==> flow/design.v <==
module mux2(
    input           sel         ,
    input   [31:0]  data0_in    ,
    input   [31:0]  data1_in    ,
    output  [31:0]  data_out    
);
assign  data_out = (sel == 1'b1) ? data1_in : data0_in;  
endmodule
module mux3(
    input           [1:0]   sel         ,
    input           [31:0]  data0_in    ,
    input           [31:0]  data1_in    ,
    input           [31:0]  data2_in    ,
    output  reg     [31:0]  data_out    
);
always @(*)begin
    case(sel)
        2'b00 : data_out = data0_in;
        2'b01 : data_out = data1_in;
        2'b10 : data_out = data2_in;
        default : data_out = 32'd0;
    endcase
end
endmodule
module alu_add(
    input           [31:0]  data0       ,
    input           [31:0]  data1       ,
    output          [31:0]  ALU_result  
);
assign  ALU_result = data0 + data1;
endmodule
module  alu_ctrl(
    input           [3:0]   data_in     ,
    input           [1:0]   ALUOp       ,
    output  reg     [4:0]   ALU_ctl     
);
localparam  ALU_ADD     = 4'b0000   ; 
localparam  ALU_SUB     = 4'b1000   ; 
localparam  ALU_SLL     = 4'b0001   ; 
localparam  ALU_SLT     = 4'b0010   ; 
localparam  ALU_SLTU    = 4'b0011   ; 
localparam  ALU_XOR     = 4'b0100   ; 
localparam  ALU_SRL     = 4'b0101   ; 
localparam  ALU_SRA     = 4'b1101   ; 
localparam  ALU_OR      = 4'b0110   ; 
localparam  ALU_AND     = 4'b0111   ; 
localparam  R_ADD       = 5'b00000  ; 
localparam  R_SUB       = 5'b01000  ; 
localparam  R_SLL       = 5'b00001  ; 
localparam  R_SLT       = 5'b00010  ; 
localparam  R_SLTU      = 5'b00011  ; 
localparam  R_XOR       = 5'b00100  ; 
localparam  R_SRL       = 5'b00101  ; 
localparam  R_SRA       = 5'b01101  ; 
localparam  R_OR        = 5'b00110  ; 
localparam  R_AND       = 5'b00111  ; 
localparam  I_ADD       = 5'b10000  ; 
localparam  I_SUB       = 5'b11000  ; 
localparam  I_SLL       = 5'b10001  ; 
localparam  I_SLT       = 5'b10010  ; 
localparam  I_SLTU      = 5'b10011  ; 
localparam  I_XOR       = 5'b10100  ; 
localparam  I_SRL       = 5'b10101  ; 
localparam  I_SRA       = 5'b11101  ; 
localparam  I_OR        = 5'b10110  ; 
localparam  I_AND       = 5'b10111  ; 
always @(*) begin
    case(ALUOp)
        2'b00 : ALU_ctl = ALU_ADD;
        2'b01 : ALU_ctl = ALU_SUB;
        2'b10 : begin
                    if      (data_in == ALU_ADD ) ALU_ctl = R_ADD ;
                    else if (data_in == ALU_SUB ) ALU_ctl = R_SUB ;
                    else if (data_in == ALU_SLL ) ALU_ctl = R_SLL ;
                    else if (data_in == ALU_SLT ) ALU_ctl = R_SLT ;
                    else if (data_in == ALU_SLTU) ALU_ctl = R_SLTU;
                    else if (data_in == ALU_XOR ) ALU_ctl = R_XOR ;
                    else if (data_in == ALU_SRL ) ALU_ctl = R_SRL ;
                    else if (data_in == ALU_SRA ) ALU_ctl = R_SRA ;
                    else if (data_in == ALU_OR  ) ALU_ctl = R_OR  ;
                    else if (data_in == ALU_AND ) ALU_ctl = R_AND ;
                    else ALU_ctl = 4'd0;
        end
        2'b11 : begin
                    if      (data_in == ALU_ADD ) ALU_ctl = I_ADD ;
                    else if (data_in == ALU_SLL ) ALU_ctl = I_SLL ;
                    else if (data_in == ALU_SLT ) ALU_ctl = I_SLT ;
                    else if (data_in == ALU_SLTU) ALU_ctl = I_SLTU;
                    else if (data_in == ALU_XOR ) ALU_ctl = I_XOR ;
                    else if (data_in == ALU_SRL ) ALU_ctl = I_SRL ;
                    else if (data_in == ALU_SRA ) ALU_ctl = I_SRA ;
                    else if (data_in == ALU_OR  ) ALU_ctl = I_OR  ;
                    else if (data_in == ALU_AND ) ALU_ctl = I_AND ;
                    else ALU_ctl = 4'd0;
        end
        default : ALU_ctl = 4'd0;
    endcase
end
endmodule
module alu_ex(
    input           [4:0]    alu_ctl    ,
    input           [31:0]  data0       ,
    input           [31:0]  data1       ,
    input           [4:0]   shamt       ,
    output  reg     [31:0]  ALU_result  ,
    output                  Zero        
);
localparam  ALU_ADD     = 4'b0000   ; 
localparam  ALU_SUB     = 4'b1000   ; 
localparam  ALU_SLL     = 4'b0001   ; 
localparam  ALU_SLT     = 4'b0010   ; 
localparam  ALU_SLTU    = 4'b0011   ; 
localparam  ALU_XOR     = 4'b0100   ; 
localparam  ALU_SRL     = 4'b0101   ; 
localparam  ALU_SRA     = 4'b1101   ; 
localparam  ALU_OR      = 4'b0110   ; 
localparam  ALU_AND     = 4'b0111   ; 
localparam  R_ADD       = 5'b00000  ; 
localparam  R_SUB       = 5'b01000  ; 
localparam  R_SLL       = 5'b00001  ; 
localparam  R_SLT       = 5'b00010  ; 
localparam  R_SLTU      = 5'b00011  ; 
localparam  R_XOR       = 5'b00100  ; 
localparam  R_SRL       = 5'b00101  ; 
localparam  R_SRA       = 5'b01101  ; 
localparam  R_OR        = 5'b00110  ; 
localparam  R_AND       = 5'b00111  ; 
localparam  I_ADD       = 5'b10000  ; 
localparam  I_SUB       = 5'b11000  ; 
localparam  I_SLL       = 5'b10001  ; 
localparam  I_SLT       = 5'b10010  ; 
localparam  I_SLTU      = 5'b10011  ; 
localparam  I_XOR       = 5'b10100  ; 
localparam  I_SRL       = 5'b10101  ; 
localparam  I_SRA       = 5'b11101  ; 
localparam  I_OR        = 5'b10110  ; 
localparam  I_AND       = 5'b10111  ; 
wire    con_flag = (data0[31] == data1[31]) ? 1'b1 : 1'b0;
always @(*)begin
    case(alu_ctl)
        R_ADD, I_ADD : ALU_result = data0 + data1;
        R_SUB, I_SUB : ALU_result = data0 - data1;
        R_SLL : ALU_result = data0 << data1[4:0];
        I_SLL : ALU_result = data0 << shamt;
        R_SLT, I_SLT : begin
                    if(con_flag == 1'b1) begin
                        if(data0[30:0] < data1[30:0])
                            ALU_result = 32'd1;
                        else
                            ALU_result = 32'd0;
                    end
                    else begin
                        if(data0[31] == 1'b1)
                            ALU_result = 32'd1;
                        else
                            ALU_result = 32'd0;
                    end
                end
        R_SLTU, I_SLTU : begin 
                    if(data0[31:0] < data1[31:0])
                        ALU_result = 32'd1;
                    else
                        ALU_result = 32'd0;
                end
        R_XOR, I_XOR : ALU_result = data0 ^ data1;
        R_SRL : ALU_result = data0 >> data1[4:0];
        I_SRL : ALU_result = data0 >> shamt;
        R_SRA : ALU_result = ($signed(data0)) >> data1[4:0];
        I_SRA : ALU_result = ($signed(data0)) >> shamt;
        R_OR, I_OR : ALU_result = data0 | data1;
        R_AND, I_AND : ALU_result = data0 & data1;
    default : ALU_result = 32'd0;
    endcase
end
assign Zero = (ALU_result == 32'd0);
endmodule
module imm_gen(
    input       [31:0]      data_in     ,
    output  reg [31:0]      data_out    
);
localparam  I_TYPE  = 7'b0010011    ;
localparam  ID_TYPE = 7'b0000011    ;    
localparam  S_TYPE  = 7'b0100011    ;    
localparam  U_TYPE  = 7'b0110111    ;    
localparam  UA_TYPE = 7'b0010111    ;    
localparam  B_TYPE  = 7'b1100011    ;
localparam  J_TYPE  = 7'b1101111    ;    
localparam  JR_TYPE = 7'b1100111    ;    
wire    [6:0]   opcode  ;
assign opcode = data_in[6:0];
always  @(*) begin
    case (opcode)
        I_TYPE, ID_TYPE : data_out = {{20{data_in[31]}}, data_in[31:20] };
        S_TYPE          : data_out = {{20{data_in[31]}}, data_in[31:25], data_in[11:7]};
        U_TYPE, UA_TYPE : data_out = {data_in[31:12], 12'd0};
        B_TYPE          : data_out = {{19{data_in[31]}}, data_in[31], data_in[7], data_in[30:25], data_in[11:8], 1'b0};
        J_TYPE          : data_out = {{11{data_in[31]}}, data_in[31], data_in[19:12],  data_in[20], data_in[30:21], 1'b0};
        JR_TYPE         : data_out = {{20{data_in[31]}}, data_in[31:20] };
        default : data_out = 32'd0;
    endcase
end
endmodule
module  main_ctrl(
    input       [6:0]   instruct_op         ,
    input       [2:0]   instruct_func3      ,
    output  reg [1:0]   imm_add_data0_sel   ,
    output  reg [1:0]   rd_data_sel         ,
    output  reg         rd_addr_sel         ,
    output  reg         reg_wr_imm          ,
    output  reg         reg_wr_wb           ,
    output  reg         mem2reg_sel         ,
    output  reg [1:0]   exAlu_op            ,
    output  reg         mem_wr              ,
    output  reg         mem_rd              ,
    output  reg [2:0]   mem_op              ,
    output  reg         exAlu_data1_sel     
);
localparam      R_OP        = 7'b0110011    ;
localparam      LD_OP       = 7'b0000011    ;
localparam      I_OP        = 7'b0010011    ;
localparam      S_OP        = 7'b0100011    ;
localparam      B_OP        = 7'b1100011    ;
localparam      JAL_OP      = 7'b1101111    ;
localparam      JALR_OP     = 7'b1100111    ;
localparam      LUI_OP      = 7'b0110111    ;
localparam      AUIPC_OP    = 7'b0010111    ;
always @(instruct_op) begin
    case(instruct_op)
        R_OP :  begin
            reg_wr_imm        = 1'b0;
            imm_add_data0_sel = 2'b00;
            rd_data_sel       = 2'b00;
            rd_addr_sel       = 1'b0;
            reg_wr_wb         = 1'b1;
            mem2reg_sel       = 1'b1;
            exAlu_op          = 2'b10;
            mem_wr            = 1'b0;
            mem_rd            = 1'b0;
            exAlu_data1_sel   = 1'b0;
        end
        LD_OP : begin
            reg_wr_imm        = 1'b0;
            imm_add_data0_sel = 2'b00;
            rd_data_sel       = 2'b00;
            rd_addr_sel       = 1'b0;
            reg_wr_wb         = 1'b1;
            mem2reg_sel       = 1'b0;
            exAlu_op          = 2'b00;
            mem_wr            = 1'b0;
            mem_rd            = 1'b1;
            exAlu_data1_sel   = 1'b1;
        end
        I_OP : begin
            reg_wr_imm        = 1'b0;
            imm_add_data0_sel = 2'b00;
            rd_data_sel       = 2'b00;
            rd_addr_sel       = 1'b0;
            reg_wr_wb         = 1'b1;
            mem2reg_sel       = 1'b1;
            exAlu_op          = 2'b11;
            mem_wr            = 1'b0;
            mem_rd            = 1'b0;
            exAlu_data1_sel   = 1'b1;
        end
        S_OP : begin
            reg_wr_imm        = 1'b0;
            imm_add_data0_sel = 2'b00;
            rd_data_sel       = 2'b00;
            rd_addr_sel       = 1'b0;
            reg_wr_wb         = 1'b0;
            mem2reg_sel       = 1'b0;
            exAlu_op          = 2'b00;
            mem_wr            = 1'b1;
            mem_rd            = 1'b0;
            exAlu_data1_sel   = 1'b1;
        end
        B_OP : begin
            reg_wr_imm        = 1'b0;
            imm_add_data0_sel = 2'b00;
            rd_data_sel       = 2'b00;
            rd_addr_sel       = 1'b0;
            reg_wr_wb         = 1'b0;
            mem2reg_sel       = 1'b0;
            exAlu_op          = 2'b01;
            mem_wr            = 1'b0;
            mem_rd            = 1'b0;
            exAlu_data1_sel   = 1'b0;
        end
        JAL_OP : begin
            reg_wr_imm        = 1'b1;
            imm_add_data0_sel = 2'b00;
            rd_data_sel       = 2'b01;
            rd_addr_sel       = 1'b1;
            reg_wr_wb         = 1'b0;
            mem2reg_sel       = 1'b0;
            exAlu_op          = 2'b00;
            mem_wr            = 1'b0;
            mem_rd            = 1'b0;
            exAlu_data1_sel   = 1'b0;
        end
        JALR_OP : begin
            reg_wr_imm        = 1'b1;
            imm_add_data0_sel = 2'b10;
            rd_data_sel       = 2'b10;
            rd_addr_sel       = 1'b1;
            reg_wr_wb         = 1'b0;
            mem2reg_sel       = 1'b0;
            exAlu_op          = 2'b00;
            mem_wr            = 1'b0;
            mem_rd            = 1'b0;
            exAlu_data1_sel   = 1'b0;
        end
        LUI_OP : begin
            reg_wr_imm        = 1'b1;
            imm_add_data0_sel = 2'b01;
            rd_data_sel       = 2'b10;
            rd_addr_sel       = 1'b1;
            reg_wr_wb         = 1'b0;
            mem2reg_sel       = 1'b0;
            exAlu_op          = 2'b00;
            mem_wr            = 1'b0;
            mem_rd            = 1'b0;
            exAlu_data1_sel   = 1'b0;
        end
        AUIPC_OP : begin
            reg_wr_imm        = 1'b1;
            imm_add_data0_sel = 2'b00;
            rd_data_sel       = 2'b10;
            rd_addr_sel       = 1'b1;
            reg_wr_wb         = 1'b0;
            mem2reg_sel       = 1'b0;
            exAlu_op          = 2'b00;
            mem_wr            = 1'b0;
            mem_rd            = 1'b0;
            exAlu_data1_sel   = 1'b0;
        end
        default : begin
            reg_wr_imm        = 1'b0;
            imm_add_data0_sel = 2'b00;
            rd_data_sel       = 2'b00;
            rd_addr_sel       = 1'b0;
            reg_wr_wb         = 1'b0;
            mem2reg_sel       = 1'b0;
            exAlu_op          = 2'b00;
            mem_wr            = 1'b0;
            mem_rd            = 1'b0;
            exAlu_data1_sel   = 1'b0;
        end
    endcase
end
always @(*)begin
    case(instruct_op)
        LD_OP,S_OP : mem_op = instruct_func3;
        default : mem_op = 3'd0;
    endcase
end
endmodule
module hazard_detec(
    input   [31:0]  rs_reg1_rdata       ,
    input   [31:0]  rs_reg2_rdata       ,
    input   [31:0]  instruct_data_in    ,
    output  reg     ctrl_mux_sel        ,
    output  reg     if_flush            ,
    output  reg     pc_mux_sel          ,
    output  reg     pc_stop             
);
localparam      J_TYPE  = 7'b1101111    ;
localparam      B_TYPE  = 7'b1100011    ;
localparam      BEQ     = 3'b000        ;
localparam      BNE     = 3'b001        ;
localparam      BLT     = 3'b100        ;
localparam      BGE     = 3'b101        ;
localparam      BLTU    = 3'b110        ;
localparam      BGEU    = 3'b111        ;
always @(*)begin
    if(instruct_data_in[6:0] == B_TYPE)begin
        case(instruct_data_in[14:12])
            BEQ : if(rs_reg1_rdata == rs_reg2_rdata)    begin
                ctrl_mux_sel = 1'b1;
                if_flush     = 1'b1;
                pc_mux_sel   = 1'b1;
                pc_stop      = 1'b1; 
            end
            else begin
                ctrl_mux_sel = 1'b0;
                if_flush     = 1'b0;
                pc_mux_sel   = 1'b0;
                pc_stop      = 1'b0;
            end
            BNE : if(rs_reg1_rdata != rs_reg2_rdata)    begin
                ctrl_mux_sel = 1'b1;
                if_flush     = 1'b1;
                pc_mux_sel   = 1'b1;
                pc_stop      = 1'b1;
            end
            else begin
                ctrl_mux_sel = 1'b0;
                if_flush     = 1'b0;
                pc_mux_sel   = 1'b0;
                pc_stop      = 1'b0;
            end
            BLT : if(rs_reg1_rdata < rs_reg2_rdata)    begin
                ctrl_mux_sel = 1'b1;
                if_flush     = 1'b1;
                pc_mux_sel   = 1'b1;
                pc_stop      = 1'b1;
            end
            else begin
                ctrl_mux_sel = 1'b0;
                if_flush     = 1'b0;
                pc_mux_sel   = 1'b0;
                pc_stop      = 1'b0;
            end
            BGE : if(rs_reg1_rdata > rs_reg2_rdata)    begin
                ctrl_mux_sel = 1'b1;
                if_flush     = 1'b1;
                pc_mux_sel   = 1'b1;
                pc_stop      = 1'b1;
            end
            else begin
                ctrl_mux_sel = 1'b0;
                if_flush     = 1'b0;
                pc_mux_sel   = 1'b0;
                pc_stop      = 1'b0;
            end
            BLTU : if(rs_reg1_rdata < rs_reg2_rdata)    begin
                ctrl_mux_sel = 1'b1;
                if_flush     = 1'b1;
                pc_mux_sel   = 1'b1;
                pc_stop      = 1'b1;
            end
            else begin
                ctrl_mux_sel = 1'b0;
                if_flush     = 1'b0;
                pc_mux_sel   = 1'b0;
                pc_stop      = 1'b0;
            end
            BGEU : if(rs_reg1_rdata > rs_reg2_rdata)    begin
                ctrl_mux_sel = 1'b1;
                if_flush     = 1'b1;
                pc_mux_sel   = 1'b1;
                pc_stop      = 1'b1;
            end
            else begin
                ctrl_mux_sel = 1'b0;
                if_flush     = 1'b0;
                pc_mux_sel   = 1'b0;
                pc_stop      = 1'b0;
            end
            default :  begin
                ctrl_mux_sel = 1'b0;
                if_flush     = 1'b0;
                pc_mux_sel   = 1'b0;
                pc_stop      = 1'b0;
            end
        endcase
    end
    else if(instruct_data_in[6:0] == J_TYPE ) begin
        ctrl_mux_sel = 1'b1;
        if_flush     = 1'b1;
        pc_mux_sel   = 1'b1;
        pc_stop      = 1'b1;
    end
    else begin
        ctrl_mux_sel = 1'b0;
        if_flush     = 1'b0;
        pc_mux_sel   = 1'b0;
        pc_stop      = 1'b0;
    end
end
endmodule
module forward_unit(
    input       [4:0]   rs_reg1_addr        ,
    input       [4:0]   rs_reg2_addr        ,
    input       [4:0]   id_ex_rs_reg1_addr  ,
    input       [4:0]   id_ex_rs_reg2_addr  ,
    input       [4:0]   ex_mem_wb_addr      ,
    input       [4:0]   mem_wb_addr         ,
    input       [31:0]  ex_mem_alu_result   ,
    input       [31:0]  mem_wb_alu_result   ,
    input               ex_mem_reg_wr       ,
    input               mem_wb_reg_wr       ,
    input               ex_mem_mem_wr       ,
    output  reg [1:0]   forwardA            ,
    output  reg [1:0]   forwardB            ,
    output  reg         forwardC            ,
    output  reg [1:0]   forwardD            
);
always @(*)begin
    if(ex_mem_reg_wr == 1'b1 && ex_mem_wb_addr != 5'd0 && ex_mem_wb_addr == id_ex_rs_reg1_addr)
        forwardA = 2'b10;
    else if(mem_wb_reg_wr == 1'b1 && mem_wb_addr != 5'd0 && 
          !(ex_mem_reg_wr == 1'b1 && (ex_mem_wb_addr != 5'd0) && (ex_mem_wb_addr == id_ex_rs_reg1_addr)) && 
          (mem_wb_addr == id_ex_rs_reg1_addr))
        forwardA = 2'b01;
    else
        forwardA = 2'b00;
end
always @(*)begin
    if(ex_mem_reg_wr == 1'b1 && ex_mem_wb_addr != 5'd0 && ex_mem_wb_addr == id_ex_rs_reg2_addr)
        forwardB = 2'b10;
    else if(mem_wb_reg_wr == 1'b1 && mem_wb_addr != 5'd0 && 
          !(ex_mem_reg_wr == 1'b1 && (ex_mem_wb_addr != 5'd0) && (ex_mem_wb_addr == id_ex_rs_reg2_addr)) && 
          (mem_wb_addr == id_ex_rs_reg2_addr))
        forwardB = 2'b01;
    else
        forwardB = 2'b00;
end
always @(*)begin
    if(ex_mem_mem_wr == 1'b1 && ex_mem_alu_result != 32'b0 && (ex_mem_alu_result == mem_wb_alu_result))
        forwardC = 1'b1;
    else
        forwardC = 1'b0;
end
always @(*)begin
    if(mem_wb_reg_wr == 1'b1 && mem_wb_addr != 5'd0)
        if(mem_wb_addr == rs_reg1_addr)
            forwardD = 2'b01;
        else if(mem_wb_addr == rs_reg2_addr)
            forwardD = 2'b10;
        else
            forwardD = 2'b00;
    else
        forwardD = 2'b00;
end
endmodule
module regfile(
   input                    clk             ,
   input                    rst_n           ,
   input                    wr_reg_en       ,
   input            [4:0]   wr_reg_addr     ,
   input            [31:0]  wr_wdata        ,
   input            [1:0]   forwardD        ,
   input            [4:0]   rs_reg1_addr    ,
   input            [4:0]   rs_reg2_addr    ,
   output   reg     [31:0]  rs_reg1_rdata   ,
   output   reg     [31:0]  rs_reg2_rdata   
);
reg [31:0]  reg_bank    [0:31]  ;
always @(posedge clk or negedge rst_n)begin
    if(!rst_n) begin
        reg_bank[0] <= 32'd0;
        reg_bank[1] <= 32'd0;
        reg_bank[2] <= 32'd0;
        reg_bank[3] <= 32'd0;
        reg_bank[4] <= 32'd0;
        reg_bank[5] <= 32'd0;
        reg_bank[6] <= 32'd0;
        reg_bank[7] <= 32'd0;
        reg_bank[8] <= 32'd0;
        reg_bank[9] <= 32'd0;
        reg_bank[10] <= 32'd0;
        reg_bank[11] <= 32'd0;
        reg_bank[12] <= 32'd0;
        reg_bank[13] <= 32'd0;
        reg_bank[14] <= 32'd0;
        reg_bank[15] <= 32'd0;
        reg_bank[16] <= 32'd0;
        reg_bank[17] <= 32'd0;
        reg_bank[18] <= 32'd0;
        reg_bank[19] <= 32'd0;
        reg_bank[20] <= 32'd0;
        reg_bank[21] <= 32'd0;
        reg_bank[22] <= 32'd0;
        reg_bank[23] <= 32'd0;
        reg_bank[24] <= 32'd0;
        reg_bank[25] <= 32'd0;
        reg_bank[26] <= 32'd0;
        reg_bank[27] <= 32'd0;
        reg_bank[28] <= 32'd0;
        reg_bank[29] <= 32'd0;
        reg_bank[30] <= 32'd0;
        reg_bank[31] <= 32'd0;
    end
    else if (wr_reg_en == 1'b1)begin
        case(wr_reg_addr)
            5'd0 : reg_bank[0] <= wr_wdata;
            5'd1 : reg_bank[1] <= wr_wdata;
            5'd2 : reg_bank[2] <= wr_wdata;
            5'd3 : reg_bank[3] <= wr_wdata;
            5'd4 : reg_bank[4] <= wr_wdata;
            5'd5 : reg_bank[5] <= wr_wdata;
            5'd6 : reg_bank[6] <= wr_wdata;
            5'd7 : reg_bank[7] <= wr_wdata;
            5'd8 : reg_bank[8] <= wr_wdata;
            5'd9 : reg_bank[9] <= wr_wdata;
            5'd10 : reg_bank[10] <= wr_wdata;
            5'd11 : reg_bank[11] <= wr_wdata;
            5'd12 : reg_bank[12] <= wr_wdata;
            5'd13 : reg_bank[13] <= wr_wdata;
            5'd14 : reg_bank[14] <= wr_wdata;
            5'd15 : reg_bank[15] <= wr_wdata;
            5'd16 : reg_bank[16] <= wr_wdata;
            5'd17 : reg_bank[17] <= wr_wdata;
            5'd18 : reg_bank[18] <= wr_wdata;
            5'd19 : reg_bank[19] <= wr_wdata;
            5'd20 : reg_bank[20] <= wr_wdata;
            5'd21 : reg_bank[21] <= wr_wdata;
            5'd22 : reg_bank[22] <= wr_wdata;
            5'd23 : reg_bank[23] <= wr_wdata;
            5'd24 : reg_bank[24] <= wr_wdata;
            5'd25 : reg_bank[25] <= wr_wdata;
            5'd26 : reg_bank[26] <= wr_wdata;
            5'd27 : reg_bank[27] <= wr_wdata;
            5'd28 : reg_bank[28] <= wr_wdata;
            5'd29 : reg_bank[29] <= wr_wdata;
            5'd30 : reg_bank[30] <= wr_wdata;
            5'd31 : reg_bank[31] <= wr_wdata;
        endcase
    end
end
always @(posedge clk or negedge rst_n)begin
    if(!rst_n) begin
        rs_reg1_rdata <= 32'd0;
    end
    else if(forwardD == 2'd1)
        rs_reg1_rdata <= wr_wdata;
    else
        rs_reg1_rdata <= reg_bank[rs_reg1_addr];
end
always @(posedge clk or negedge rst_n)begin
    if(!rst_n) begin
        rs_reg2_rdata <= 32'd0;
    end
    else if(forwardD == 2'd2)
        rs_reg2_rdata <= wr_wdata;
    else
        rs_reg2_rdata <= reg_bank[rs_reg2_addr];
end
endmodule
module if_id(
    input               clk                     ,
    input               rstn                    ,
    input               if_flush                ,
    input       [31:0]  PC_line_in              ,
    input       [31:0]  instruct_data_line_in   ,
    output  reg [31:0]  PC_line_out             ,
    output      [31:0]  instruct_data_line_out      
);
always @(posedge clk or negedge rstn) begin
    if(!rstn)
        PC_line_out <= 32'd0;
    else if(if_flush == 1'b1)
        PC_line_out <= 32'd0;
    else
        PC_line_out <= PC_line_in;
end
assign  instruct_data_line_out = instruct_data_line_in;
endmodule
module id_ex(
    input               clk                         ,
    input               rstn                        ,
    input               reg_wr_line_in              ,
    input               mem2reg_sel_line_in         ,
    input               mem_wr_line_in              ,
    input               mem_rd_line_in              ,
    input       [2:0]   mem_op_line_in              ,
    input       [1:0]   exAlu_op_line_in            ,
    input               exAlu_data1_sel_line_in     ,
    input       [31:0]  reg1_data_line_in           ,
    input       [31:0]  reg2_data_line_in           ,
    input       [31:0]  imm_gen_data_line_in        ,
    input       [3:0]   instruct_alu_ctrl_line_in   ,
    input       [4:0]   reg_wb_addr_line_in         ,
    input       [4:0]   rs_reg1_addr_line_in        ,
    input       [4:0]   rs_reg2_addr_line_in        ,
    output  reg         reg_wr_line_out             ,
    output  reg         mem2reg_sel_line_out        ,
    output  reg         mem_wr_line_out             ,
    output  reg         mem_rd_line_out             ,
    output  reg [2:0]   mem_op_line_out             ,
    output  reg [1:0]   exAlu_op_line_out           ,
    output  reg         exAlu_data1_sel_line_out    ,
    output      [31:0]  reg1_data_line_out          ,
    output      [31:0]  reg2_data_line_out          ,
    output  reg [31:0]  imm_gen_data_line_out       ,
    output  reg [3:0]   instruct_alu_ctrl_line_out  ,
    output  reg [4:0]   reg_wb_addr_line_out        ,
    output  reg [4:0]   rs_reg1_addr_line_out       ,
    output  reg [4:0]   rs_reg2_addr_line_out
);
always @(posedge clk or negedge rstn) begin
    if(!rstn) begin
        reg_wr_line_out          <= 1'd0;
        mem2reg_sel_line_out     <= 1'd0;
        mem_wr_line_out          <= 1'd0;
        mem_rd_line_out          <= 1'd0;
        mem_op_line_out          <= 3'd0;
        exAlu_op_line_out        <= 2'd0;
        exAlu_data1_sel_line_out <= 1'd0;
    end
    else begin
        reg_wr_line_out         <= reg_wr_line_in         ;
        mem2reg_sel_line_out    <= mem2reg_sel_line_in    ;
        mem_wr_line_out         <= mem_wr_line_in         ;
        mem_rd_line_out         <= mem_rd_line_in         ;
        mem_op_line_out         <= mem_op_line_in         ;
        exAlu_op_line_out       <= exAlu_op_line_in       ;
        exAlu_data1_sel_line_out<= exAlu_data1_sel_line_in;
    end
end
assign reg1_data_line_out = reg1_data_line_in;
assign reg2_data_line_out = reg2_data_line_in;
always @(posedge clk or negedge rstn) begin
    if(!rstn)
        imm_gen_data_line_out <= 32'd0;
    else
        imm_gen_data_line_out <= imm_gen_data_line_in;
end
always @(posedge clk or negedge rstn) begin
    if(!rstn)
        instruct_alu_ctrl_line_out <= 4'd0;
    else
        instruct_alu_ctrl_line_out <= instruct_alu_ctrl_line_in;
end
always @(posedge clk or negedge rstn) begin
    if(!rstn)
        reg_wb_addr_line_out <= 5'd0;
    else
        reg_wb_addr_line_out <= reg_wb_addr_line_in;
end
always @(posedge clk or negedge rstn) begin
    if(!rstn) begin
       rs_reg1_addr_line_out <= 5'd0;
       rs_reg2_addr_line_out <= 5'd0;
    end
    else begin
       rs_reg1_addr_line_out <= rs_reg1_addr_line_in;
       rs_reg2_addr_line_out <= rs_reg2_addr_line_in;
    end
end
endmodule
module ex_mem(
    input               clk                         ,
    input               rstn                        ,
    input               reg_wr_line_in              ,
    input               mem2reg_sel_line_in         ,
    input               mem_wr_line_in              ,
    input               mem_rd_line_in              ,
    input       [2:0]   mem_op_line_in              ,
    input       [31:0]  alu_ex_result_line_in       ,
    input       [31:0]  reg2_data_line_in           ,
    input       [4:0]   reg_wb_addr_line_in         ,
    output  reg         reg_wr_line_out             ,
    output  reg         mem2reg_sel_line_out        ,
    output  reg         mem_wr_line_out             ,
    output  reg         mem_rd_line_out             ,
    output  reg [2:0]   mem_op_line_out             ,
    output  reg [31:0]  alu_ex_result_line_out      ,
    output  reg [31:0]  reg2_data_line_out          ,
    output  reg [4:0]   reg_wb_addr_line_out        
);
always @(posedge clk or negedge rstn) begin
    if(!rstn) begin
        reg_wr_line_out     <= 1'd0;
        mem2reg_sel_line_out<= 1'd0;
        mem_wr_line_out     <= 1'd0;
        mem_rd_line_out     <= 1'd0;
        mem_op_line_out     <= 3'd0;
    end
    else begin
        reg_wr_line_out     <= reg_wr_line_in     ;
        mem2reg_sel_line_out<= mem2reg_sel_line_in;
        mem_wr_line_out     <= mem_wr_line_in     ;
        mem_rd_line_out     <= mem_rd_line_in     ;
        mem_op_line_out     <= mem_op_line_in     ;
    end
end
always @(posedge clk or negedge rstn) begin
    if(!rstn) begin
        alu_ex_result_line_out  <= 32'd0;
    end
    else begin
        alu_ex_result_line_out  <= alu_ex_result_line_in;
    end
end
always @(posedge clk or negedge rstn) begin
    if(!rstn)
        reg2_data_line_out <= 32'd0;
    else
        reg2_data_line_out <= reg2_data_line_in;
end
always @(posedge clk or negedge rstn) begin
    if(!rstn)
        reg_wb_addr_line_out <= 5'd0;
    else
        reg_wb_addr_line_out <= reg_wb_addr_line_in;
end
endmodule
module mem_wb(
    input               clk                         ,
    input               rstn                        ,
    input               reg_wr_line_in              ,
    input               mem2reg_sel_line_in         ,
    input       [31:0]  ram_data_out_line_in        ,
    input       [31:0]  alu_ex_result_line_in       ,
    input       [4:0]   reg_wb_addr_line_in         ,
    output  reg         reg_wr_line_out             ,
    output  reg         mem2reg_sel_line_out        ,
    output  reg [31:0]  ram_data_out_line_out       ,
    output  reg [31:0]  alu_ex_result_line_out      ,
    output  reg [4:0]   reg_wb_addr_line_out        
);
always @(posedge clk or negedge rstn) begin
    if(!rstn) begin
        reg_wr_line_out     <= 1'd0;
        mem2reg_sel_line_out<= 1'd0;
    end
    else begin
        reg_wr_line_out     <= reg_wr_line_in     ;
        mem2reg_sel_line_out<= mem2reg_sel_line_in;
    end
end
always @(*) begin
        ram_data_out_line_out <= ram_data_out_line_in;
end
always @(posedge clk or negedge rstn) begin
    if(!rstn)
        alu_ex_result_line_out <= 31'd0;
    else
        alu_ex_result_line_out <= alu_ex_result_line_in;
end
always @(posedge clk or negedge rstn) begin
    if(!rstn)
        reg_wb_addr_line_out <= 5'd0;
    else
        reg_wb_addr_line_out <= reg_wb_addr_line_in;
end
endmodule
module wrap_iram(
    input                   sclk        ,
    input                   mem_wr      ,
    input                   mem_rd      ,
    input           [31:0]  addr        ,
    input           [31:0]  wdata       ,
    output          [31:0]  rdata       ,
    output                  sram_cs     ,
    output          [11:0]  sram_addr   ,
    input           [31:0]  sram_rdata  
);
wire            ram_cs      ;
wire    [3:0]   ram_we      ;
wire    [11:0]   ram_addr   ;
wire    [31:0]  ram_wdata   ;
wire    [31:0]  ram_rdata   ;
assign  ram_cs  = mem_wr | mem_rd;
assign  ram_addr= addr[13:2];
assign  ram_we  = 4'b0000   ;
assign  rdata   = ram_rdata ;
assign ram_wdata = 32'd0;
assign  sram_cs    = ram_cs    ;
assign  sram_addr  = ram_addr  ;
assign  ram_rdata  = sram_rdata;
endmodule
module wrap_dram(
    input                   sclk        ,
    input                   rstn        ,
    input                   mem_wr      ,
    input                   mem_rd      ,
    input           [2:0]   mem_op      ,
    input           [31:0]  addr        ,
    input           [31:0]  wdata       ,
    output  reg     [31:0]  rdata       ,
    output                  sram_cs     ,
    output          [3:0]   sram_we     ,
    output          [11:0]  sram_addr   ,
    output          [31:0]  sram_wdata  ,
    input           [31:0]  sram_rdata  
);
localparam  SB_TYPE = 3'b000    ;
localparam  SH_TYPE = 3'b001    ;
localparam  SW_TYPE = 3'b010    ;
localparam  LB_TYPE = 3'b000    ;
localparam  LH_TYPE = 3'b001    ;
localparam  LW_TYPE = 3'b010    ;
localparam  LBU_TYPE = 3'b100   ;
localparam  LHU_TYPE = 3'b101   ;
wire            ram_cs      ;
reg     [3:0]   ram_we      ;
wire    [11:0]   ram_addr    ;
reg     [31:0]  ram_wdata   ;
wire    [31:0]  ram_rdata   ;
assign  ram_cs = mem_wr || mem_rd;
assign  ram_addr = addr[13:2];
always @(*)begin
    if(mem_wr)
        case(mem_op)
            SB_TYPE : ram_we = 4'b0001 << addr[1:0];
            SH_TYPE : ram_we = 4'b0011 << addr[1:0];
            SW_TYPE : ram_we = 4'b1111;
            default : ram_we = 4'b0000;
        endcase
    else
        ram_we = 4'b0000;
end
always @(*)begin
        case(mem_op)
            SB_TYPE : begin
                if(addr[1:0] == 2'b00)
                    ram_wdata = {24'd0, wdata[7:0]};
                else if(addr[1:0] == 2'b01)
                    ram_wdata = {16'd0, wdata[7:0],8'd0};
                else if(addr[1:0] == 2'b10)
                    ram_wdata = {8'd0, wdata[7:0],16'd0};
                else if(addr[1:0] == 2'b11)
                    ram_wdata = {wdata[7:0],24'd0};
                else 
                    ram_wdata = 32'd0;
            end
            SH_TYPE : begin
                if(addr[1:0] == 2'b00)
                    ram_wdata = {16'd0, wdata[15:0]};
                else if(addr[1:0] == 2'b10)
                    ram_wdata = {wdata[15:0],16'd0};
                else 
                    ram_wdata = 32'd0;
            end
            SW_TYPE : ram_wdata = wdata;
            default : ram_wdata = 32'd0;
        endcase
end
reg     [2:0]   mem_op_r    ;
reg     [1:0]   addr_low2_r ;
always @(posedge sclk or negedge rstn) begin
    if(!rstn) begin
        mem_op_r <= 3'd0;
        addr_low2_r <= 2'b0;
    end
    else begin
        mem_op_r <= mem_op;
        addr_low2_r <= addr[1:0];        
    end
end
always @(*)begin
    case(mem_op_r)
        LB_TYPE : begin
            if(addr_low2_r == 2'b00)
                rdata = {{24{ram_rdata[7]}},ram_rdata[7:0]};
            else if(addr_low2_r == 2'b01)
                rdata = {{24{ram_rdata[15]}},ram_rdata[15:8]};
            else if(addr_low2_r == 2'b10)
                rdata = {{24{ram_rdata[23]}},ram_rdata[23:16]};
            else if(addr_low2_r == 2'b11)
                rdata = {{24{ram_rdata[31]}},ram_rdata[31:24]};
            else
                rdata = 32'd0;
        end
        LH_TYPE : begin
            if(addr_low2_r == 2'b00)
                rdata = {{16{ram_rdata[15]}},ram_rdata[15:0]};
            else if(addr_low2_r == 2'b10)
                rdata = {{16{ram_rdata[31]}},ram_rdata[31:16]};
            else
                rdata = 32'd0;
        end
        LW_TYPE : rdata = ram_rdata;
        LBU_TYPE : begin
            if(addr_low2_r == 2'b00)
                rdata = {24'd0,ram_rdata[7:0]};
            else if(addr_low2_r == 2'b01)
                rdata = {24'd0,ram_rdata[15:8]};
            else if(addr_low2_r == 2'b10)
                rdata = {24'd0,ram_rdata[23:16]};
            else if(addr_low2_r == 2'b11)
                rdata = {24'd0,ram_rdata[31:24]};
            else
                rdata = 32'd0;
        end
        LHU_TYPE : begin
            if(addr_low2_r == 2'b00)
                rdata = {16'd0,ram_rdata[15:0]};
            else if(addr_low2_r == 2'b10)
                rdata = {16'd0,ram_rdata[31:16]};
            else
                rdata = 32'd0;
        end
        default : rdata = 32'd0;
    endcase
end
assign  sram_cs    = ram_cs    ;
assign  sram_we    = ram_we    ;
assign  sram_addr  = ram_addr  ;
assign  sram_wdata = ram_wdata ;
assign  ram_rdata  = sram_rdata;
endmodule
module riscv_core(
    input           sys_clk         ,
    input           sys_rst_n       ,
    output  reg     led_test        ,
    output          iram_cs         ,
    output  [11:0]  iram_addr       ,
    input   [31:0]  iram_rdata      ,
    output          dram_cs         ,
    output  [3:0]   dram_we         ,
    output  [11:0]  dram_addr       ,
    output  [31:0]  dram_wdata      ,
    input   [31:0]  dram_rdata      
);
reg     [31:0]  PC                          ;
wire    [31:0]  alu_add4_data               ; 
wire    [31:0]  pc_mux_data                 ;
wire    [31:0]  alu_imm_data                ;
wire    [31:0]  instruct_data               ;
wire    [31:0]  PC_line2_out                ;
wire    [31:0]  instruct_data_line2_out     ;
wire    [6:0]   instruct_op                 ;
wire    [2:0]   instruct_func3              ;
wire            ctrl_mux_sel                ;
wire            if_flush                    ;
wire            pc_mux_sel                  ;
wire            pc_stop                     ;
wire    [1:0]   imm_add_data0_sel           ;
wire    [1:0]   rd_data_sel                 ;
wire            rd_addr_sel                 ;
wire            reg_wr_imm                  ;
wire            reg_wr_wb                   ;
wire            mem2reg_sel                 ;
wire    [1:0]   exAlu_op                    ;
wire            mem_wr                      ;
wire            mem_rd                      ;
wire    [2:0]   mem_op                      ;
wire            exAlu_data1_sel             ;
wire            ctrl_mux_reg_wr             ;
wire            ctrl_mux_mem2reg_sel        ;
wire    [1:0]   ctrl_mux_exAlu_op           ;
wire            ctrl_mux_mem_wr             ;
wire            ctrl_mux_mem_rd             ;
wire    [2:0]   ctrl_mux_mem_op             ;
wire            ctrl_mux_exAlu_data1_sel    ;
wire    [4:0]   rs_reg1_addr                ;  
wire    [4:0]   rs_reg2_addr                ;  
wire    [31:0]  rs_reg1_rdata               ;
wire    [31:0]  rs_reg2_rdata               ;
wire    [31:0]  rd_wdata_mux                ;
wire    [4:0]   rd_addr_mux                 ;
wire            reg_wr_mux                  ;
wire    [31:0]  imm_gen_data                ;
wire    [3:0]   instruct_alu_ctrl           ;
wire    [4:0]   instruct_reg_wb_addr        ;
wire            reg_wr_line3_out            ;
wire            mem2reg_sel_line3_out       ;
wire            mem_wr_line3_out            ;
wire            mem_rd_line3_out            ;
wire    [2:0]   mem_op_line3_out            ;
wire    [1:0]   exAlu_op_line3_out          ;
wire            exAlu_data1_sel_line3_out   ;
wire    [31:0]  reg1_data_line3_out         ;
wire    [31:0]  reg2_data_line3_out         ;
wire    [31:0]  imm_gen_data_line3_out      ;
wire    [3:0]   instruct_alu_ctrl_line3_out ;
wire    [4:0]   reg_wb_addr_line3_out       ;
wire    [4:0]   rs_reg1_addr_line3_out      ;
wire    [4:0]   rs_reg2_addr_line3_out      ;
wire    [31:0]  forwardA_mux_out            ;
wire    [31:0]  forwardB_mux_out            ;
wire    [31:0]  alu_data2_mux               ;
wire    [31:0]  alu_ex_result               ;
wire    [4:0]   ALU_ctl                     ;
wire            reg_wr_line4_out            ;
wire            mem2reg_sel_line4_out       ;
wire            mem_wr_line4_out            ;
wire            mem_rd_line4_out            ;
wire    [2:0]   mem_op_line4_out            ;
wire    [31:0]  alu_ex_result_line4_out     ;
wire    [31:0]  reg2_data_line4_out         ;
wire    [4:0]   reg_wb_addr_line4_out       ;
wire    [31:0]  ram_data_out                ;
wire            reg_wr_line5_out            ;
wire            mem2reg_sel_line5_out       ;
wire    [31:0]  ram_data_out_line5_out      ;
wire    [31:0]  alu_ex_result_line5_out     ;
wire    [4:0]   reg_wb_addr_line5_out       ;
wire    [31:0]  mem2reg_data_back           ;
wire            alu_ex_zero                 ;
wire    [1:0]   forwardA                    ;
wire    [1:0]   forwardB                    ;
wire            forwardC                    ;
wire    [1:0]   forwardD                    ;
always @(posedge sys_clk or negedge sys_rst_n) begin
    if(!sys_rst_n)
        led_test <= 1'b1  ;
    else if(PC == 32'h1000)
        led_test <= ~led_test  ;
end
mux2     u_mux_imm(
    .sel                        ( pc_mux_sel                    ),
    .data0_in                   ( alu_add4_data                 ),
    .data1_in                   ( alu_imm_data                  ),
    .data_out                   ( pc_mux_data                   )
);
always @(posedge sys_clk or negedge sys_rst_n) begin
    if(!sys_rst_n)
        PC <= 32'd0;
    else
        PC <= pc_mux_data;
end
alu_add     u_alu_add_4(
    .data0                      ( 32'd4                         ),
    .data1                      ( PC                            ),
    .ALU_result                 ( alu_add4_data                 )
);
wrap_iram   u_wrap_iram(
    .sclk                       ( sys_clk                       ),
    .mem_wr                     ( 1'b0                          ),
    .mem_rd                     ( !if_flush                     ),
    .addr                       ( PC                            ),
    .wdata                      ( 32'd0                         ),
    .rdata                      ( instruct_data                 ),
    .sram_cs                    ( iram_cs                       ),
    .sram_addr                  ( iram_addr                     ),
    .sram_rdata                 ( iram_rdata                    )
);
if_id       u_if_id(
    .clk                        ( sys_clk                       ),
    .rstn                       ( sys_rst_n                     ),
    .if_flush                   ( if_flush                      ),
    .PC_line_in                 ( PC                            ),
    .instruct_data_line_in      ( instruct_data                 ),
    .PC_line_out                ( PC_line2_out                  ),
    .instruct_data_line_out     ( instruct_data_line2_out       )    
);
wire    [31:0]  imm_add_mux_data    ;        
hazard_detec        u_hazard_detec(
    .rs_reg1_rdata              ( rs_reg1_rdata                 ),
    .rs_reg2_rdata              ( rs_reg2_rdata                 ),
    .instruct_data_in           ( instruct_data_line2_out       ),
    .ctrl_mux_sel               ( ctrl_mux_sel                  ),
    .if_flush                   ( if_flush                      ),
    .pc_mux_sel                 ( pc_mux_sel                    ),
    .pc_stop                    ( pc_stop                       )
);
mux3        u_mux_imm_add(
    .sel                        ( imm_add_data0_sel             ),
    .data0_in                   ( PC_line2_out                  ),
    .data1_in                   ( 32'd0                         ),
    .data2_in                   ( rs_reg1_rdata                 ),
    .data_out                   ( imm_add_mux_data              )
);
alu_add     u_alu_add_imm(
    .data0                      ( imm_add_mux_data              ),
    .data1                      ( imm_gen_data                  ),
    .ALU_result                 ( alu_imm_data                  )
);
assign  instruct_op = instruct_data_line2_out[6:0];
assign  instruct_func3 = instruct_data_line2_out[14:12];
main_ctrl    u_main_ctrl(
    .instruct_op                ( instruct_op                   ),
    .instruct_func3             ( instruct_func3                ),
    .imm_add_data0_sel          ( imm_add_data0_sel             ),
    .rd_data_sel                ( rd_data_sel                   ),
    .rd_addr_sel                ( rd_addr_sel                   ),
    .reg_wr_imm                 ( reg_wr_imm                    ),
    .reg_wr_wb                  ( reg_wr_wb                     ),
    .mem2reg_sel                ( mem2reg_sel                   ),
    .exAlu_op                   ( exAlu_op                      ),
    .mem_wr                     ( mem_wr                        ),
    .mem_rd                     ( mem_rd                        ),
    .mem_op                     ( mem_op                        ),
    .exAlu_data1_sel            ( exAlu_data1_sel               ) 
);
wire    [31:0]  ctrl_mux_data0_in   = {22'd0,reg_wr_wb, mem2reg_sel, exAlu_op, mem_wr, mem_rd, mem_op, exAlu_data1_sel};
wire    [31:0]  ctrl_mux_data_out   ;
mux2 u_crtl_mux(
    .sel                        ( ctrl_mux_sel                  ),
    .data0_in                   ( ctrl_mux_data0_in             ),
    .data1_in                   ( 32'd0                         ),
    .data_out                   ( ctrl_mux_data_out             )
);
assign ctrl_mux_reg_wr           = ctrl_mux_data_out[9]  ;
assign ctrl_mux_mem2reg_sel      = ctrl_mux_data_out[8]  ;
assign ctrl_mux_exAlu_op         = ctrl_mux_data_out[7:6];
assign ctrl_mux_mem_wr           = ctrl_mux_data_out[5]  ;
assign ctrl_mux_mem_rd           = ctrl_mux_data_out[4]  ;
assign ctrl_mux_mem_op           = ctrl_mux_data_out[3:1];
assign ctrl_mux_exAlu_data1_sel  = ctrl_mux_data_out[0]  ;
assign rs_reg1_addr = instruct_data_line2_out[19:15];
assign rs_reg2_addr = instruct_data_line2_out[24:20];
mux3     u_mux_rd_data(
    .sel                        ( rd_data_sel               ),
    .data0_in                   ( mem2reg_data_back         ),
    .data1_in                   ( PC                        ),
    .data2_in                   ( alu_imm_data              ),
    .data_out                   ( rd_wdata_mux              )
);
assign rd_addr_mux = rd_addr_sel ? instruct_reg_wb_addr : reg_wb_addr_line5_out;
assign  reg_wr_mux = reg_wr_imm || reg_wr_line5_out;
regfile     u_regfile(
   .clk                         ( sys_clk                       ),
   .rst_n                       ( sys_rst_n                     ),
   .wr_reg_en                   ( reg_wr_mux                    ),
   .wr_reg_addr                 ( rd_addr_mux                   ),
   .wr_wdata                    ( rd_wdata_mux                  ),
   .forwardD                    ( forwardD                      ),
   .rs_reg1_addr                ( rs_reg1_addr                  ),
   .rs_reg2_addr                ( rs_reg2_addr                  ),
   .rs_reg1_rdata               ( rs_reg1_rdata                 ),
   .rs_reg2_rdata               ( rs_reg2_rdata                 )
);
imm_gen     u_imm_gen(
    .data_in                    (instruct_data_line2_out        ),
    .data_out                   (imm_gen_data                   )
);
assign  instruct_alu_ctrl   = {instruct_data_line2_out[30], instruct_data_line2_out[14:12]};
assign  instruct_reg_wb_addr= instruct_data_line2_out[11:7];
id_ex       u_id_ex(
    .clk                        ( sys_clk                       ),
    .rstn                       ( sys_rst_n                     ),
    .reg_wr_line_in             ( ctrl_mux_reg_wr               ),
    .mem2reg_sel_line_in        ( ctrl_mux_mem2reg_sel          ),
    .mem_wr_line_in             ( ctrl_mux_mem_wr               ),
    .mem_rd_line_in             ( ctrl_mux_mem_rd               ),
    .mem_op_line_in             ( ctrl_mux_mem_op               ),
    .exAlu_op_line_in           ( ctrl_mux_exAlu_op             ),
    .exAlu_data1_sel_line_in    ( ctrl_mux_exAlu_data1_sel      ),
    .reg1_data_line_in          ( rs_reg1_rdata                 ),
    .reg2_data_line_in          ( rs_reg2_rdata                 ),
    .imm_gen_data_line_in       ( imm_gen_data                  ),
    .instruct_alu_ctrl_line_in  ( instruct_alu_ctrl             ),
    .reg_wb_addr_line_in        ( instruct_reg_wb_addr          ),
    .rs_reg1_addr_line_in       ( rs_reg1_addr                  ),
    .rs_reg2_addr_line_in       ( rs_reg2_addr                  ),
    .reg_wr_line_out            ( reg_wr_line3_out              ),
    .mem2reg_sel_line_out       ( mem2reg_sel_line3_out         ),
    .mem_wr_line_out            ( mem_wr_line3_out              ),
    .mem_rd_line_out            ( mem_rd_line3_out              ),
    .mem_op_line_out            ( mem_op_line3_out              ),
    .exAlu_op_line_out          ( exAlu_op_line3_out            ),
    .exAlu_data1_sel_line_out   ( exAlu_data1_sel_line3_out     ),
    .reg1_data_line_out         ( reg1_data_line3_out           ),
    .reg2_data_line_out         ( reg2_data_line3_out           ),
    .imm_gen_data_line_out      ( imm_gen_data_line3_out        ),
    .instruct_alu_ctrl_line_out ( instruct_alu_ctrl_line3_out   ),
    .reg_wb_addr_line_out       ( reg_wb_addr_line3_out         ),
    .rs_reg1_addr_line_out      ( rs_reg1_addr_line3_out        ),
    .rs_reg2_addr_line_out      ( rs_reg2_addr_line3_out        )
);
wire    [4:0]   shamt_data = rs_reg2_addr_line3_out ;
mux3    u_forwardA_mux(
    .sel                        ( forwardA                  ),
    .data0_in                   ( reg1_data_line3_out       ),
    .data1_in                   ( mem2reg_data_back         ),
    .data2_in                   ( alu_ex_result_line4_out   ),
    .data_out                   ( forwardA_mux_out          )
);
mux3    u_forwardB_mux(
    .sel                        ( forwardB                  ),
    .data0_in                   ( reg2_data_line3_out       ),
    .data1_in                   ( mem2reg_data_back         ),
    .data2_in                   ( alu_ex_result_line4_out   ),
    .data_out                   ( forwardB_mux_out          )
);
mux2     u_mux_alu_d2(
    .sel                        ( exAlu_data1_sel_line3_out ),
    .data0_in                   ( forwardB_mux_out          ),
    .data1_in                   ( imm_gen_data_line3_out    ),
    .data_out                   ( alu_data2_mux             )
);
alu_ctrl u_alu_ctrl(
    .data_in                    ( instruct_alu_ctrl_line3_out   ),
    .ALUOp                      ( exAlu_op_line3_out            ),
    .ALU_ctl                    ( ALU_ctl                       )
);
alu_ex     u_alu_ex(
    .alu_ctl                    ( ALU_ctl                   ),
    .data0                      ( forwardA_mux_out          ),
    .data1                      ( alu_data2_mux             ),
    .shamt                      ( shamt_data                ),
    .ALU_result                 ( alu_ex_result             ),
    .Zero                       ( alu_ex_zero               )
);
ex_mem      u_ex_mem(
    .clk                        ( sys_clk                   ),
    .rstn                       ( sys_rst_n                 ),
    .reg_wr_line_in             ( reg_wr_line3_out          ),
    .mem2reg_sel_line_in        ( mem2reg_sel_line3_out     ),
    .mem_wr_line_in             ( mem_wr_line3_out          ),
    .mem_rd_line_in             ( mem_rd_line3_out          ),
    .mem_op_line_in             ( mem_op_line3_out          ),
    .alu_ex_result_line_in      ( alu_ex_result             ),
    .reg2_data_line_in          ( reg2_data_line3_out       ),
    .reg_wb_addr_line_in        ( reg_wb_addr_line3_out     ),
    .reg_wr_line_out            ( reg_wr_line4_out          ),
    .mem2reg_sel_line_out       ( mem2reg_sel_line4_out     ),
    .mem_wr_line_out            ( mem_wr_line4_out          ),
    .mem_rd_line_out            ( mem_rd_line4_out          ),
    .mem_op_line_out            ( mem_op_line4_out          ),
    .alu_ex_result_line_out     ( alu_ex_result_line4_out   ),
    .reg2_data_line_out         ( reg2_data_line4_out       ),
    .reg_wb_addr_line_out       ( reg_wb_addr_line4_out     )
);
wire    [31:0]      dram_wdata_mux  ;
mux2     u_mux_dram_wdata(
    .sel                        ( forwardC                  ),
    .data0_in                   ( reg2_data_line4_out       ),
    .data1_in                   ( mem2reg_data_back         ),
    .data_out                   ( dram_wdata_mux            )
);
wrap_dram   u_wrap_dram(
    .sclk                       ( sys_clk                   ),
    .rstn                       ( sys_rst_n                 ),
    .mem_wr                     ( mem_wr_line4_out          ),
    .mem_rd                     ( mem_rd_line4_out          ),
    .mem_op                     ( mem_op_line4_out          ),
    .addr                       ( alu_ex_result_line4_out   ),
    .wdata                      ( dram_wdata_mux            ),
    .rdata                      ( ram_data_out              ),
    .sram_cs                    ( dram_cs                   ),
    .sram_we                    ( dram_we                   ),
    .sram_addr                  ( dram_addr                 ),
    .sram_wdata                 ( dram_wdata                ),
    .sram_rdata                 ( dram_rdata                )
);
mem_wb  u_mem_wb(
    .clk                        ( sys_clk                   ),
    .rstn                       ( sys_rst_n                 ),
    .reg_wr_line_in             ( reg_wr_line4_out          ),
    .mem2reg_sel_line_in        ( mem2reg_sel_line4_out     ),
    .ram_data_out_line_in       ( ram_data_out              ),
    .alu_ex_result_line_in      ( alu_ex_result_line4_out   ),
    .reg_wb_addr_line_in        ( reg_wb_addr_line4_out     ),
    .reg_wr_line_out            ( reg_wr_line5_out          ),
    .mem2reg_sel_line_out       ( mem2reg_sel_line5_out     ),
    .ram_data_out_line_out      ( ram_data_out_line5_out    ),
    .alu_ex_result_line_out     ( alu_ex_result_line5_out   ),
    .reg_wb_addr_line_out       ( reg_wb_addr_line5_out     )
);
mux2     u_mux_mem2reg(
    .sel                        ( mem2reg_sel_line5_out     ),
    .data0_in                   ( ram_data_out_line5_out    ),
    .data1_in                   ( alu_ex_result_line5_out   ),
    .data_out                   ( mem2reg_data_back         )
);
forward_unit    u_forward_unit(
    .rs_reg1_addr               ( rs_reg1_addr              ),
    .rs_reg2_addr               ( rs_reg2_addr              ),
    .id_ex_rs_reg1_addr         ( rs_reg1_addr_line3_out    ),
    .id_ex_rs_reg2_addr         ( rs_reg2_addr_line3_out    ),
    .ex_mem_wb_addr             ( reg_wb_addr_line4_out     ),
    .mem_wb_addr                ( reg_wb_addr_line5_out     ),
    .ex_mem_alu_result          ( alu_ex_result_line4_out   ),
    .mem_wb_alu_result          ( alu_ex_result_line5_out   ),
    .ex_mem_reg_wr              ( reg_wr_line4_out          ),
    .mem_wb_reg_wr              ( reg_wr_line5_out          ),
    .ex_mem_mem_wr              ( mem_wr_line4_out          ),
    .forwardA                   ( forwardA                  ),
    .forwardB                   ( forwardB                  ),
    .forwardC                   ( forwardC                  ),
    .forwardD                   ( forwardD                  )
);
endmodule
# Reports on riscv_core
# What the tools print for riscv_core, step after step.
# Line numbers count from 1 in the design file above.
# Library cell names are shortened.
setup:
  top: "riscv_core"
  clk_port: "sys_clk"
  library: "sky130hd"
  lib_corner: "tt_025C_1v80"

# After elaboration
# Source: Yosys, flattened and elaborated. Widths are those after wreduce. Registers that Yosys merges into a memory's read port (data or address) are not register bits. Print and check cells do not count.
word_totals:
  ff_bits: 1334
  inputBits: 66
  out_inout_bits: 63
  wordCells: 424
op_classes:
  add_sub_neg: 4
  cmp: 4
  eq_ne: 170
  shift: 8
  mux: 89
  n_logic: 4
  reduce_and_logical: 82
ops:
  columns: ["cell", "count"]
  rows:
  - ["case mux 32 bit (select 32 bit)", 2]
  - ["two-way mux 32 bit", 24]
  - ["case mux 32 bit (select 13 bit)", 1]
  - ["case mux 32 bit (select 3 bit)", 4]
  - ["case mux 32 bit (select 5 bit)", 2]
  - ["equality test 5 bit (second input constant)", 58]
  - ["equality test 5 x 4 -> 1 bit (second input constant)", 26]
  - ["right shift 32 x 5 -> 32 bit", 4]
  - ["two-way mux 5 bit", 19]
  - ["equality test 5 x 3 -> 1 bit (second input constant)", 16]
  - ["AND reduction 2 bit", 32]
  - ["adder 32 bit", 2]
  - ["less-than comparator 32 bit", 2]
  - ["equality test 32 bit", 2]
  - ["<< shifter 32 x 5 -> 32 bit", 2]
  - ["case mux 32 bit (select 2 bit)", 1]
  - ["equality test 5 x 2 -> 1 bit (second input constant)", 8]
  - ["adder 3 x 32 -> 32 bit (first input constant)", 1]
  - ["equality test 32 x 13 -> 1 bit (second input constant)", 1]
  - ["subtractor 32 bit", 1]
  - ["> comparator 32 bit", 1]
  - ["inequality test 32 bit", 1]
  - ["AND 32 bit", 1]
  - ["OR 32 bit", 1]
  - ["XOR 32 bit", 1]
  - ["nonzero test 32 bit", 1]
  - ["less-than comparator 31 bit", 1]
  - ["equality test 5 bit", 6]
# Not listed: further kinds 41, cells in them 140.

# Logic depth
# Longest topological path by Yosys (ltp), each cell counted once; first at word level (registers and memories cut), then after technology mapping (sequential cells cut; the memories' decode and read muxes count).
depth:
  ltp_word: 15
  ABC_AREA: 0
  mapped_depth: 23
  mapped_depth_nobuf: 20

# Mapped cells and area
# The flow's flattened synthesis, as Yosys stat reports it; memories are mapped. The netlist is that of the ABC_AREA named above (0 if unset); the other value can give another one.
by_type:
  columns: ["type", "count", "area_total_um2"]
  rows:
  - ["dfrtp_1", 1331, 3.33E+04]
  - ["a21oi_1", 1024, 5.12E+03]
  - ["nor2_1", 1134, 4.26E+03]
  - ["a22o_1", 377, 3.3E+03]
  - ["a221oi_1", 364, 3.19E+03]
  - ["a22oi_1", 376, 2.82E+03]
  - ["clkbuf_1", 668, 2.51E+03]
  - ["o21ai_0", 443, 2.22E+03]
  - ["ha_1", 163, 2.04E+03]
  - ["mux2i_1", 196, 1.96E+03]
  - ["nand2_1", 517, 1.94E+03]
  - ["nand4_1", 157, 982.192]
  - ["nand3_1", 138, 690.662]
  - ["o32a_1", 66, 660.634]
  - ["xor2_1", 75, 656.88]
  - ["inv_1", 169, 634.358]
  - ["a21o_1", 79, 593.069]
  - ["mux2_2", 52, 585.562]
# Other cell types: 73; their cells: 870.
mapped:
  cell_count: 8199
  area_um2: 73917.1
  seqArea_um2: 33333.2
  flip_flops: 1332
  n_buf: 740
# By module: a second synthesis without flattening, with its own total; a netlist apart from the flattened one above.
hier_totals:
  cells_unflattened: 8177
  area_unflattened_um2: 85634.6
# Each row is one instance without its submodules.
by_module:
  columns: ["mod", "n_inst", "cells", "area_um2", "seq_area_um2"]
  rows:
  - ["regfile", 1, 4566, 54088.1, 27226.1]
  - ["alu_ex", 1, 1619, 10339.9, 0.0]
  - ["alu_add", 2, 241, 1744.2, 0.0]
  - ["mux3", 4, 77, 787.0, 0.0]
  - ["mux2", 5, 36, 544.3, 0.0]
  - ["id_ex", 1, 125, 2006.9, 1526.5]
  - ["ex_mem", 1, 76, 1901.8, 1901.8]
  - ["wrap_dram", 1, 204, 1607.8, 125.1]
  - ["if_id", 1, 99, 1263.7, 800.8]
  - ["mem_wb", 1, 71, 1216.2, 975.9]
  - ["riscv_core", 1, 54, 991.0, 827.0]
  - ["hazard_detec", 1, 131, 902.1, 0.0]
  - ["forward_unit", 1, 106, 830.8, 0.0]
  - ["imm_gen", 1, 68, 480.5, 0.0]
# Further modules, not shown: 3.

# Path before layout
# OpenSTA on the mapped netlist: ideal clock, no wires. The path of least setup slack (recovery checks aside). Input and output delay are each 20% of the period. Register names are those of the netlist, which keeps one name where synthesis merged equal registers.
synth_path:
  path_type: "in2reg"
  from: "input port iram_rdata[5]"
  to: "register u_regfile.reg_bank[0][30]"
  tclk_ps: 10000
  in_delay_ps: 2000
  setup_ps: 141
  t_first_pin_ps: 2000
  t_arrival_ps: 6560
  t_required_ps: 9859
  setup_slack_ps: 3299
  delay_ps: 4701
  path_stages: 20
  n_path_buf: 5
  period_less_setup_slack_ps: 6701
# "delay_ps" is the arrival time less input delay plus setup time.
# "path_stages" counts driving pins, that of a launching flip-flop among them; a cell with two outputs on the path counts twice.
# "period_less_setup_slack_ps" = period - worst setup slack (recovery checks aside). The figure is calculated, with input and output delays left at 20% of the set period.
synth_via:
  path_cell_list: "clkbuf_1 nand3b_1 nor3_1 clkbuf_1 or2_2 clkbuf_1 a21o_1 ha_1 clkbuf_1 a21o_1 a21oi_1 o21ai_0 a311o_1 a211o_1 a31oi_1 o21ai_0 a31oi_1 mux2i_1 clkbuf_1 a31oi_1"
  cone_cells: 28
  cone_classes: "1 x add/sub; 11 x eq/ne; 7 x mux; 9 x reduce/logical"
synth_rtl:
  columns: ["item", "line", "text"]
  rows:
  - ["start, declared", 992, "input   [31:0]  iram_rdata      ,"]
  - ["end, assigned", 542, "reg_bank[0] <= 32'd0;"]
  - ["end, assigned", 577, "5'd0 : reg_bank[0] <= wr_wdata;"]
  - ["end, declared", 539, "reg [31:0]  reg_bank    [0:31]  ;"]
# Chain of elaborated cells between the ends: none given.
# Nets of the timed path that keep an RTL name, with a line that drives or declares them; the list need not be complete.
synth_nets:
  columns: ["net", "line", "text"]
  rows:
  - ["imm_gen_data[15]", 192, "case (opcode)"]

# Timing after layout
# Path of least setup slack in the final report of entry B (OpenROAD, finished layout, wires in). Where an end is a register, its clock arrival counts in the times.
# The report prints the path's times to 10 ps; the period is as set.
layout_path:
  path_type: "in2reg"
  from: "input port iram_rdata[6]"
  to: "register u_regfile.rs_reg1_rdata[22]"
  tclk_ps: 10000
  in_delay_ps: 2000
  setup_ps: 100
  t_first_pin_ps: 2000
  t_arrival_ps: 9750
  t_required_ps: 10730
  setup_slack_ps: 970
  path_stages: 21
  n_path_buf: 7
# A register here has more assigning lines than the two given.
layout_via:
  path_cell_list: "clkdlybuf4s50_1 nand3b_1 nor3_1 buf_2 clkbuf_1 or2_2 clkbuf_1 a21o_1 ha_1 a21o_1 a2111oi_0 a21boi_0 nor2_1 a21oi_1 xnor2_1 nor2_1 a221oi_4 buf_16 clkbuf_1 o21ai_0 buf_4"
  cone_cells: 23
  cone_classes: "1 x add/sub; 11 x eq/ne; 6 x mux; 5 x reduce/logical"
layout_rtl:
  columns: ["item", "line", "text"]
  rows:
  - ["start, declared", 992, "input   [31:0]  iram_rdata      ,"]
  - ["end, assigned", 617, "rs_reg1_rdata <= wr_wdata;"]
  - ["end, assigned", 619, "rs_reg1_rdata <= reg_bank[rs_reg1_addr];"]
  - ["end, declared", 536, "output   reg     [31:0]  rs_reg1_rdata   ,"]
# Chain of elaborated cells between the ends: none given.
# Nets of the timed path that keep an RTL name, with a line that drives or declares them; the list need not be complete.
layout_nets:
  columns: ["net", "line", "text"]
  rows:
  - ["imm_gen_data[12]", 192, "case (opcode)"]

Subject: flow runs of riscv_core

Hi,

Measured data: module riscv_core, platform sky130hd, 2 stored runs of the flow under differing settings, order arbitrary. Input and output delays are each 20% of the period that was set; the output load is 0.01 pF.
"achieved_period_ps": clock period set for the run, less the worst setup slack. It is reckoned from that one timing run; input and output delays stay at 20% of the period that was set.
"power.total_uw": no workload was simulated; the value follows from the tool's default switching activity.

--- entry A ---
==> flow/run.sh <==
#!/bin/bash
# the make line also repeats the synthesis and layout settings of config.mk as NAME=value (left out here)
make -C /OpenROAD-flow-scripts/flow DESIGN_CONFIG=/design/flow/config.mk WORK_HOME=/design/flow/orfs CLKGATE_MAP_FILE= finish
==> flow/config.mk <==
export PLATFORM = sky130hd
export DESIGN_NAME = riscv_core
export DESIGN_NICKNAME = riscv_core
export VERILOG_FILES = /design/flow/design.v
export SDC_FILE = /design/flow/constraint.sdc
export NUM_CORES = 4
export LEC_CHECK = 0
export ABC_AREA = 0
export CAP_MARGIN = 40
export CELL_PAD_IN_SITES_DETAIL_PLACEMENT = 1
export CELL_PAD_IN_SITES_GLOBAL_PLACEMENT = 1
export CORE_MARGIN = 2
export CORE_UTILIZATION = 65
export GPL_ROUTABILITY_DRIVEN = 1
export GPL_TIMING_DRIVEN = 0
export MIN_ROUTING_LAYER = met2
export SETUP_SLACK_MARGIN = 1.94
export SLEW_MARGIN = 20
export TNS_END_PERCENT = 10
==> flow/constraint.sdc <==
create_clock -name core_clock -period 11.0 [get_ports {sys_clk}]
set_input_delay 2.2000 -clock core_clock [delete_from_list [all_inputs] [get_ports {sys_clk}]]
set_output_delay 2.2000 -clock core_clock [all_outputs]
set_load 0.01 [all_outputs]

==> results, as YAML <==
outcome: "unfinished; error DPL-0033 in clock tree synthesis"

--- entry B ---
==> flow/run.sh <==
#!/bin/bash
# the make line also repeats the synthesis and layout settings of config.mk as NAME=value (left out here)
make -C /OpenROAD-flow-scripts/flow DESIGN_CONFIG=/design/flow/config.mk WORK_HOME=/design/flow/orfs CLKGATE_MAP_FILE= finish
==> flow/config.mk <==
export PLATFORM = sky130hd
export DESIGN_NAME = riscv_core
export DESIGN_NICKNAME = riscv_core
export VERILOG_FILES = /design/flow/design.v
export SDC_FILE = /design/flow/constraint.sdc
export NUM_CORES = 4
export LEC_CHECK = 0
export CAP_MARGIN = 35
export CELL_PAD_IN_SITES_DETAIL_PLACEMENT = 1
export CELL_PAD_IN_SITES_GLOBAL_PLACEMENT = 1
export CORE_MARGIN = 2
export CORE_UTILIZATION = 22
export CTS_CLUSTER_DIAMETER = 156
export CTS_CLUSTER_SIZE = 82
export GPL_ROUTABILITY_DRIVEN = 1
export GPL_TIMING_DRIVEN = 0
export HOLD_SLACK_MARGIN = -0.1
export MAX_ROUTING_LAYER = met4
export PLACE_DENSITY = 0.45
export SETUP_SLACK_MARGIN = -0.11
export SLEW_MARGIN = 15
==> flow/constraint.sdc <==
create_clock -name core_clock -period 10.0 [get_ports {sys_clk}]
set_input_delay 2.0000 -clock core_clock [delete_from_list [all_inputs] [get_ports {sys_clk}]]
set_output_delay 2.0000 -clock core_clock [all_outputs]
set_load 0.01 [all_outputs]

==> results, as YAML <==
results:
  achieved_period_ps: 9026
  final_stdcell_area_um2: 91684.2
  ys_area_um2: 73917.1
  die_footprint_um2: 340641.0
  power.total_uw: 15125
  timing.setup.ws_ps: 974
  hold_worst_slack_ps: 351

Regards
